==> flow/design.v <==
`timescale 1ns / 1ps
module LED_flow(
  input      i_clk,                     
  input      i_rst_n,                   
  input      pause,                     
  output reg [6:0] keyboard_val,        
  output reg [7:0] keyboard             
 );
reg [1:0] cnt2;                         
reg [3:0] flag;                         
reg [23:0] flag_time;                   
reg key_clk_sec;                        
reg key_clk_sec_d;
reg [1:0] cnt;                          
reg key_clk_d;
wire key_clk  = cnt[1];                 
wire sec_tick = key_clk_sec & ~key_clk_sec_d;
wire scan_tick = key_clk & ~key_clk_d;
always @ (posedge i_clk)
   begin
     if (i_rst_n) begin
         cnt <= 2'd0;
         cnt2 <= 2'd0;
         key_clk_sec <= 1'b0;
         key_clk_sec_d <= 1'b0;
         key_clk_d <= 1'b0;
     end else begin
         cnt <= cnt + 1'b1;
         cnt2 <= (cnt2 + 1'b1) % 2'd3;
         if(cnt2 < 2'd1)
             key_clk_sec <= 1'b1;
         else
             key_clk_sec <= 1'b0;
         key_clk_sec_d <= key_clk_sec;
         key_clk_d <= key_clk;
     end
   end
always @ (posedge i_clk)
  begin
    if (i_rst_n)
        flag_time <= 24'b0;
    else if(sec_tick && !pause)
        flag_time <= (flag_time + 1'b1) % 24'd8640000;
  end
always @ (posedge i_clk)
  if (i_rst_n) begin
    flag <= 4'd0;
    keyboard <= 8'b1111_1111;
    keyboard_val <= 7'b1111111;
  end else if (scan_tick)
  begin
    flag <= (flag + 1'b1) % 4'd8;
    case(flag)
       4'h0:begin
                keyboard <= 8'b0111_1111;    
                case((flag_time / 19'd360000) / 4'd10)
                4'd0:keyboard_val <= 7'b0000001;
                4'd1:keyboard_val <= 7'b1001111;
                4'd2:keyboard_val <= 7'b0010010;
                4'd3:keyboard_val <= 7'b0000110;
                4'd4:keyboard_val <= 7'b1001100;
                4'd5:keyboard_val <= 7'b0100100;
                4'd6:keyboard_val <= 7'b0100000;
                4'd7:keyboard_val <= 7'b0001111;
                4'd8:keyboard_val <= 7'b0000000;
                4'd9:keyboard_val <= 7'b0001100;
                endcase
            end
       4'h1:begin
                keyboard <= 8'b1011_1111;    
                case((flag_time / 19'd360000) % 4'd10)
                4'd0:keyboard_val <= 7'b0000001;
                4'd1:keyboard_val <= 7'b1001111;
                4'd2:keyboard_val <= 7'b0010010;
                4'd3:keyboard_val <= 7'b0000110;
                4'd4:keyboard_val <= 7'b1001100;
                4'd5:keyboard_val <= 7'b0100100;
                4'd6:keyboard_val <= 7'b0100000;
                4'd7:keyboard_val <= 7'b0001111;
                4'd8:keyboard_val <= 7'b0000000;
                4'd9:keyboard_val <= 7'b0001100;
                endcase
            end
       4'h2:begin
                keyboard <= 8'b1101_1111;    
                case(((flag_time / 13'd6000) % 6'd60) / 4'd10)
                4'd0:keyboard_val <= 7'b0000001;
                4'd1:keyboard_val <= 7'b1001111;
                4'd2:keyboard_val <= 7'b0010010;
                4'd3:keyboard_val <= 7'b0000110;
                4'd4:keyboard_val <= 7'b1001100;
                4'd5:keyboard_val <= 7'b0100100;
                4'd6:keyboard_val <= 7'b0100000;
                4'd7:keyboard_val <= 7'b0001111;
                4'd8:keyboard_val <= 7'b0000000;
                4'd9:keyboard_val <= 7'b0001100;
                endcase
            end
       4'h3:begin
                keyboard <= 8'b1110_1111;    
                case(((flag_time / 13'd6000) % 6'd60) % 4'd10)
                4'd0:keyboard_val <= 7'b0000001;
                4'd1:keyboard_val <= 7'b1001111;
                4'd2:keyboard_val <= 7'b0010010;
                4'd3:keyboard_val <= 7'b0000110;
                4'd4:keyboard_val <= 7'b1001100;
                4'd5:keyboard_val <= 7'b0100100;
                4'd6:keyboard_val <= 7'b0100000;
                4'd7:keyboard_val <= 7'b0001111;
                4'd8:keyboard_val <= 7'b0000000;
                4'd9:keyboard_val <= 7'b0001100;
                endcase
            end
       4'h4:begin
                keyboard <= 8'b1111_0111;    
                case(((flag_time / 7'd100) % 6'd60) / 4'd10)
                4'd0:keyboard_val <= 7'b0000001;
                4'd1:keyboard_val <= 7'b1001111;
                4'd2:keyboard_val <= 7'b0010010;
                4'd3:keyboard_val <= 7'b0000110;
                4'd4:keyboard_val <= 7'b1001100;
                4'd5:keyboard_val <= 7'b0100100;
                4'd6:keyboard_val <= 7'b0100000;
                4'd7:keyboard_val <= 7'b0001111;
                4'd8:keyboard_val <= 7'b0000000;
                4'd9:keyboard_val <= 7'b0001100;
                endcase
            end
       4'h5:begin
                keyboard <= 8'b1111_1011;    
                case(((flag_time / 7'd100) % 6'd60) % 4'd10)
                4'd0:keyboard_val <= 7'b0000001;
                4'd1:keyboard_val <= 7'b1001111;
                4'd2:keyboard_val <= 7'b0010010;
                4'd3:keyboard_val <= 7'b0000110;
                4'd4:keyboard_val <= 7'b1001100;
                4'd5:keyboard_val <= 7'b0100100;
                4'd6:keyboard_val <= 7'b0100000;
                4'd7:keyboard_val <= 7'b0001111;
                4'd8:keyboard_val <= 7'b0000000;
                4'd9:keyboard_val <= 7'b0001100;
                endcase
            end
       4'h6:begin
                keyboard <= 8'b1111_1101;    
                case((flag_time % 7'd100)/4'd10)
                4'd0:keyboard_val <= 7'b0000001;
                4'd1:keyboard_val <= 7'b1001111;
                4'd2:keyboard_val <= 7'b0010010;
                4'd3:keyboard_val <= 7'b0000110;
                4'd4:keyboard_val <= 7'b1001100;
                4'd5:keyboard_val <= 7'b0100100;
                4'd6:keyboard_val <= 7'b0100000;
                4'd7:keyboard_val <= 7'b0001111;
                4'd8:keyboard_val <= 7'b0000000;
                4'd9:keyboard_val <= 7'b0001100;
                endcase
            end
       4'h7:begin
                keyboard <= 8'b1111_1110;    
                case(flag_time % 4'd10)
                4'd0:keyboard_val <= 7'b0000001;
                4'd1:keyboard_val <= 7'b1001111;
                4'd2:keyboard_val <= 7'b0010010;
                4'd3:keyboard_val <= 7'b0000110;
                4'd4:keyboard_val <= 7'b1001100;
                4'd5:keyboard_val <= 7'b0100100;
                4'd6:keyboard_val <= 7'b0100000;
                4'd7:keyboard_val <= 7'b0001111;
                4'd8:keyboard_val <= 7'b0000000;
                4'd9:keyboard_val <= 7'b0001100;
                endcase
            end
    endcase
  end
endmodule
## Step by step through the tools: LED_flow

Tool output for the design above, in the order of the flow.
Line numbers count from 1 in the design file above.
Library cell names are shortened.
Not given: n/a

| inputs | value |
|---|---|
| design top | LED_flow |
| clock port | i_clk |
| cell library | sky130hd |
| library corner | tt_025C_1v80 |

## Word-level counts

Source: Yosys, flattened and elaborated, memories not mapped. Widths are those after wreduce. Registers that Yosys merges into a memory's read port (data or address) are not register bits. Print and check cells do not count. Equal cells are merged and count once.

| word-level totals | value |
|---|---|
| output and inout port bits | 15 |
| register bits | 49 |
| input port bits | 3 |
| cells after elaboration | 146 |

| operators by class | value |
|---|---|
| equal/unequal tests | 87 |
| add/sub/neg operators | 4 |
| reduce/logical cells | 14 |
| bitwise logic cells | 4 |
| order comparisons | 1 |
| div/mod/pow operators | 16 |
| muxes and demuxes | 11 |

Operator list:

| kind | count |
|---|---|
| 24-bit by 3-bit equality test with 1-bit output with constant B | 32 |
| 24-bit by 24-bit modulo with 24-bit output with constant B | 1 |
| 7-bit case mux with 10-bit select | 8 |
| 24-bit by 19-bit divider with 24-bit output with constant B | 1 |
| 24-bit by 2-bit equality test with 1-bit output with constant B | 16 |
| 24-bit by 4-bit divider with 24-bit output with constant B | 4 |
| 24-bit by 4-bit modulo with 24-bit output with constant B | 4 |
| 24-bit by 4-bit equality test with 1-bit output with constant B | 16 |
| 24-bit by 13-bit divider with 24-bit output with constant B | 1 |
| 24-bit by 6-bit modulo with 24-bit output with constant B | 2 |
| 24-bit by 1-bit equality test with 1-bit output with constant B | 8 |
| 24-bit logical NOT | 8 |
| 24-bit by 7-bit divider with 24-bit output with constant B | 1 |
| 24-bit by 7-bit modulo with 24-bit output with constant B | 1 |
| 11-bit inequality test with constant B | 8 |
| 8-bit case mux with 8-bit select | 1 |
| 7-bit case mux with 8-bit select | 1 |
| 24-bit by 1-bit adder with 24-bit output with constant B | 1 |
| 3-bit equality test with constant B | 4 |
| 10-bit AND reduction | 1 |
| 8-bit nonzero test | 1 |
| 3-bit by 2-bit equality test with 1-bit output with constant B | 2 |
| 2-bit by 1-bit adder with 2-bit output with constant B | 2 |
| 2-bit by 2-bit modulo with 2-bit output with constant B | 1 |
| 4-bit logical NOT | 1 |
| 3-bit by 1-bit adder with 3-bit output with constant B | 1 |
| 3-bit by 1-bit equality test with 1-bit output with constant B | 1 |
| 1-bit AND | 2 |

Other operator kinds: 6; their cells: 7.

## Longest topological paths

Yosys ltp: most cells in a row. Word level: on the elaborated netlist, between registers, memories and ports. Mapped: between sequential cells and ports; inverters and the memories' decode and read muxes count.

| depth | value |
|---|---|
| depth after elaboration | 6 |
| ABC_AREA | 1 |
| gate-level depth with buffers | 314 |
| mapped depth without buffers | 304 |

## Mapped cells and area

Source: synth_stat.txt of the flow (Yosys; design flattened, memories mapped). It holds for the ABC_AREA given above (unset counts as 0); a run with the other value may have another netlist.
Totals and module areas in this step are rounded.

Cell types:

| type | count | area in all (um2) |
|---|---|---|
| nand2_1 | 1,164 | 4,369.19 |
| inv_1 | 623 | 2.34E+03 |
| nand2_2 | 338 | 2.11E+03 |
| nand3_1 | 377 | 1,886.81 |
| nor2_1 | 424 | 1.59E+03 |
| nand2_4 | 108 | 1.22E+03 |
| nand4_1 | 175 | 1,094.8 |
| xor2_1 | 120 | 1.05E+03 |
| dfxtp_1 | 48 | 960.922 |
| nand3_2 | 74 | 740.71 |
| o21ai_0 | 142 | 710.682 |
| nor2_4 | 54 | 608.083 |
| nor2_2 | 88 | 550.528 |
| a21oi_1 | 96 | 480.461 |
| nor3_1 | 89 | 445.427 |
| inv_2 | 100 | 375.36 |
| xnor2_1 | 41 | 359.094 |
| buf_6 | 28 | 315.302 |

Not listed: further types 76, cells in them 427.

| synthesis totals | value |
|---|---|
| buffer cells | 76 |
| mapped cells | 4,516 |
| area of sequential cells | 960.9 um2 |
| cell area after synthesis | 25,200 um2 |
| mapped flip-flops | 48 |

## Worst setup path after synthesis

Source: OpenSTA report_checks on the synthesized netlist (no wires, ideal clock, input and output delay 20% of the period each), path of least setup slack; recovery checks are left aside. Register names are those of the netlist, which keeps one name where synthesis merged equal registers.

| timing after synthesis | value |
|---|---|
| path type | reg-to-reg |
| from | reg flag_time[19] |
| to | reg keyboard_val[0] |
| time at the first pin | 0.000 ns |
| period | 25.0 ns |
| library setup time | 0.116 ns |
| path buffers | 17 |
| path delay | 27.912 ns |
| driving pins on the path | 264 |
| data arrival time | 27.796 ns |
| slack | -2.912 ns |
| data required time | 24.884 ns |
| synthesis period reached | 27.912 ns |

"path delay" = arrival - input delay + setup time.
"driving pins on the path": output pins that drive a net of the path, with the launching flip-flop's if there is one; two outputs of one cell count as two.
"synthesis period reached" = period - worst setup slack (recovery checks aside). The figure is calculated, with input and output delays left at 20% of the set period.
The rows between start and end are the longest chain of elaborated cells between them; the timing report does not say that the signal goes this way. Where chains are equally long, one stands for them.
A line is the first line of the expression or statement that the cell stems from. Yosys adds cells for indexed reads and writes and turns some case tables into memories.
A register here has more assigning lines than the two given.

| on the way, after synthesis | value |
|---|---|
| path through | dfxtp_1 buf_6 nor2_8 nand2_4 inv_2 nor2_2 o21ai_2 inv_2 nand2_4 nand3_2 xor2_2 nand3_4 nand2_2 nand2_2 nor2_4 nand2_2 nand2_2 nand2_2 [... 228 more ...] xor2_1 inv_1 nor2_1 nand2_1 nor2_4 nand2_4 buf_8 nand3_2 xor2_1 nand3_4 nor2_8 nand3_1 nand3_2 o21ai_4 nor2_1 nand2_1 o21ai_1 nand2_1 |
| cells in the longest elaborated chain | 6 |
| elaborated cells between the ends (all ways) | 112 |
| those cells by class | div (14); eq/ne (80); mux (9); reduce/logical (9) |

RTL lines, path after synthesis:

| item | RTL line | text |
|---|---|---|
| from (decl) | 11 | `reg [23:0] flag_time;` |
| from (assign) | 41 | `flag_time <= 24'b0;` |
| from (assign) | 43 | `flag_time <= (flag_time + 1'b1) % 24'd8640000;` |
| 24-bit by 7-bit divider with 24-bit output | 131 | `case(((flag_time / 7'd100) % 6'd60) % 4'd10)` |
| 24-bit by 6-bit modulo with 24-bit output | 131 |  |
| 24-bit by 4-bit modulo with 24-bit output | 131 |  |
| 24-bit by 4-bit equality test with 1-bit output | 131 |  |
| 7-bit case mux with 10-bit select | 131 |  |
| 7-bit case mux with 8-bit select | 53 | `case(flag)` |
| to (assign) | 49 | `keyboard_val <= 7'b1111111;` |
| to (assign) | 57 | `4'd0:keyboard_val <= 7'b0000001;` |
| to (decl) | 6 | `output reg [6:0] keyboard_val,` |

## Worst path after layout

From the final timing report of stored run 1: the path of least setup slack in the routed layout; clock arrival at registers is part of the times.

| timing after layout | value |
|---|---|
| path type | reg-to-reg |
| from | reg flag_time[20] |
| to | reg keyboard_val[2] |
| period | 18.0 ns |
| library setup time | 0.10 ns |
| driving pins on the path | 278 |
| slack | -13.00 ns |
| data arrival time | 31.20 ns |
| data required time | 18.20 ns |
| time at the first pin | 0.31 ns |
| path buffers | 22 |

The rows between start and end are the longest chain of elaborated cells between them; the timing report does not say that the signal goes this way. Where chains are equally long, one stands for them.
A register here has more assigning lines than the two given.

| on the way, after layout | value |
|---|---|
| path through | dfxtp_2 buf_12 nor2_8 nand2_4 inv_2 nor2_2 o21ai_2 inv_2 nand2_4 nand3_4 xor2_4 nand3_4 nand2_2 nand2_4 nor2_4 nand2_4 nand2_4 nand2_4 [... 242 more ...] inv_1 ha_1 or2_0 nand2_1 nand3_2 nor2_2 nand2_1 nand2_1 nand2_1 nor2_2 nand3_4 nor2_8 nand3_2 nand3_2 o21ai_4 buf_4 a21oi_1 nand2_1 |
| cells in the longest elaborated chain | 6 |
| elaborated cells between the ends (all ways) | 112 |
| those cells by class | div (14); eq/ne (80); mux (9); reduce/logical (9) |

RTL lines, path after layout:

| item | RTL line | text |
|---|---|---|
| from (decl) | 11 | `reg [23:0] flag_time;` |
| from (assign) | 41 | `flag_time <= 24'b0;` |
| from (assign) | 43 | `flag_time <= (flag_time + 1'b1) % 24'd8640000;` |
| 24-bit by 7-bit divider with 24-bit output | 131 | `case(((flag_time / 7'd100) % 6'd60) % 4'd10)` |
| 24-bit by 6-bit modulo with 24-bit output | 131 |  |
| 24-bit by 4-bit modulo with 24-bit output | 131 |  |
| 24-bit by 4-bit equality test with 1-bit output | 131 |  |
| 7-bit case mux with 10-bit select | 131 |  |
| 7-bit case mux with 8-bit select | 53 | `case(flag)` |
| to (assign) | 49 | `keyboard_val <= 7'b1111111;` |
| to (assign) | 57 | `4'd0:keyboard_val <= 7'b0000001;` |
| to (decl) | 6 | `output reg [6:0] keyboard_val,` |

Subject: LED_flow on sky130hd, stored results

Hello all,

Module LED_flow, platform sky130hd: 4 stored runs of the flow (Yosys, OpenROAD) with differing settings, in no particular order. Input and output delays are each 20% of the period that was set; the output load is 0.01 pF.
"reached clock period" means the clock period less the worst setup slack. The figure is calculated, with input and output delays left at 20% of the set period.
"time on the worst setup path": the worst setup path's part of the clock period (all of it between registers, 20% less for each end at a port) less its slack. A launch clock that arrives late makes it longer, a capture clock that arrives late makes it shorter.
Values from the reports are rounded here.

#### Stored run 1

| setting | value |
|---|---|
| ABC_AREA | `1` |
| CORE_ASPECT_RATIO | `1.11` |
| CORE_UTILIZATION | `54` |
| CTS_CLUSTER_SIZE | `12` |
| GPL_ROUTABILITY_DRIVEN | `0` |
| MIN_ROUTING_LAYER | `met1` |
| PLACE_DENSITY | `0.46` |
| SETUP_SLACK_MARGIN | `2.71` |
| period_ns | `18.0` |
| CAP_MARGIN | `20` |
| CORE_MARGIN | `2` |
| SLEW_MARGIN | `20` |

| result | value |
|---|---|
| smallest setup slack | -13.00 ns |
| utilization of the finished layout | 85.1 % |
| total negative slack on setup checks | -90.85 ns |
| die footprint | 48,420 um2 |
| reached clock period | 31.002 ns |
| lowest hold slack | 0.433 ns |
| time on the worst setup path | 31.00 ns |
| kind of the worst setup path | reg-to-reg |
| standard-cell area after layout | 39,340 um2 |
| Yosys chip area after synthesis | 25,200 um2 |

#### Stored run 2

| setting | value |
|---|---|
| CAP_MARGIN | `30` |
| CELL_PAD_IN_SITES_GLOBAL_PLACEMENT | `2` |
| CORE_MARGIN | `2` |
| CORE_UTILIZATION | `21` |
| GPL_TIMING_DRIVEN | `1` |
| MIN_ROUTING_LAYER | `met1` |
| PLACE_DENSITY_LB_ADDON | `0.04` |
| period_ns | `30.0` |
| SLEW_MARGIN | `20` |

| result | value |
|---|---|
| smallest setup slack | 2.947 ns |
| utilization of the finished layout | 22.8 % |
| total negative slack on setup checks | 0.000 ns |
| die footprint | 122,000 um2 |
| reached clock period | 27.053 ns |
| lowest hold slack | 0.421 ns |
| time on the worst setup path | 27.05 ns |
| kind of the worst setup path | reg-to-reg |
| standard-cell area after layout | 26,960 um2 |
| Yosys chip area after synthesis | 25,050 um2 |

#### Stored run 3

| setting | value |
|---|---|
| CORE_UTILIZATION | `40` |
| PLACE_DENSITY | `0.6` |
| SETUP_SLACK_MARGIN | `-0.38` |
| period_ns | `24.3` |
| CAP_MARGIN | `20` |
| CORE_MARGIN | `2` |
| SLEW_MARGIN | `20` |

| result | value |
|---|---|
| smallest setup slack | 1.261 ns |
| utilization of the finished layout | 42.9 % |
| total negative slack on setup checks | 0.000 ns |
| die footprint | 64,630 um2 |
| reached clock period | 23.039 ns |
| lowest hold slack | 0.430 ns |
| time on the worst setup path | 23.04 ns |
| kind of the worst setup path | reg-to-reg |
| standard-cell area after layout | 26,520 um2 |
| Yosys chip area after synthesis | 25,050 um2 |

#### Stored run 4

| setting | value |
|---|---|
| CAP_MARGIN | `15` |
| CORE_ASPECT_RATIO | `1.61` |
| CORE_UTILIZATION | `40` |
| GPL_TIMING_DRIVEN | `0` |
| MIN_ROUTING_LAYER | `met2` |
| PLACE_DENSITY | `0.6` |
| period_ns | `25.0` |
| CORE_MARGIN | `2` |
| SLEW_MARGIN | `20` |

| result | value |
|---|---|
| smallest setup slack | 0.850 ns |
| utilization of the finished layout | 43.7 % |
| total negative slack on setup checks | 0.000 ns |
| die footprint | 64,690 um2 |
| reached clock period | 24.150 ns |
| lowest hold slack | 0.424 ns |
| time on the worst setup path | 24.15 ns |
| kind of the worst setup path | reg-to-reg |
| standard-cell area after layout | 27,140 um2 |
| Yosys chip area after synthesis | 25,050 um2 |

Thanks
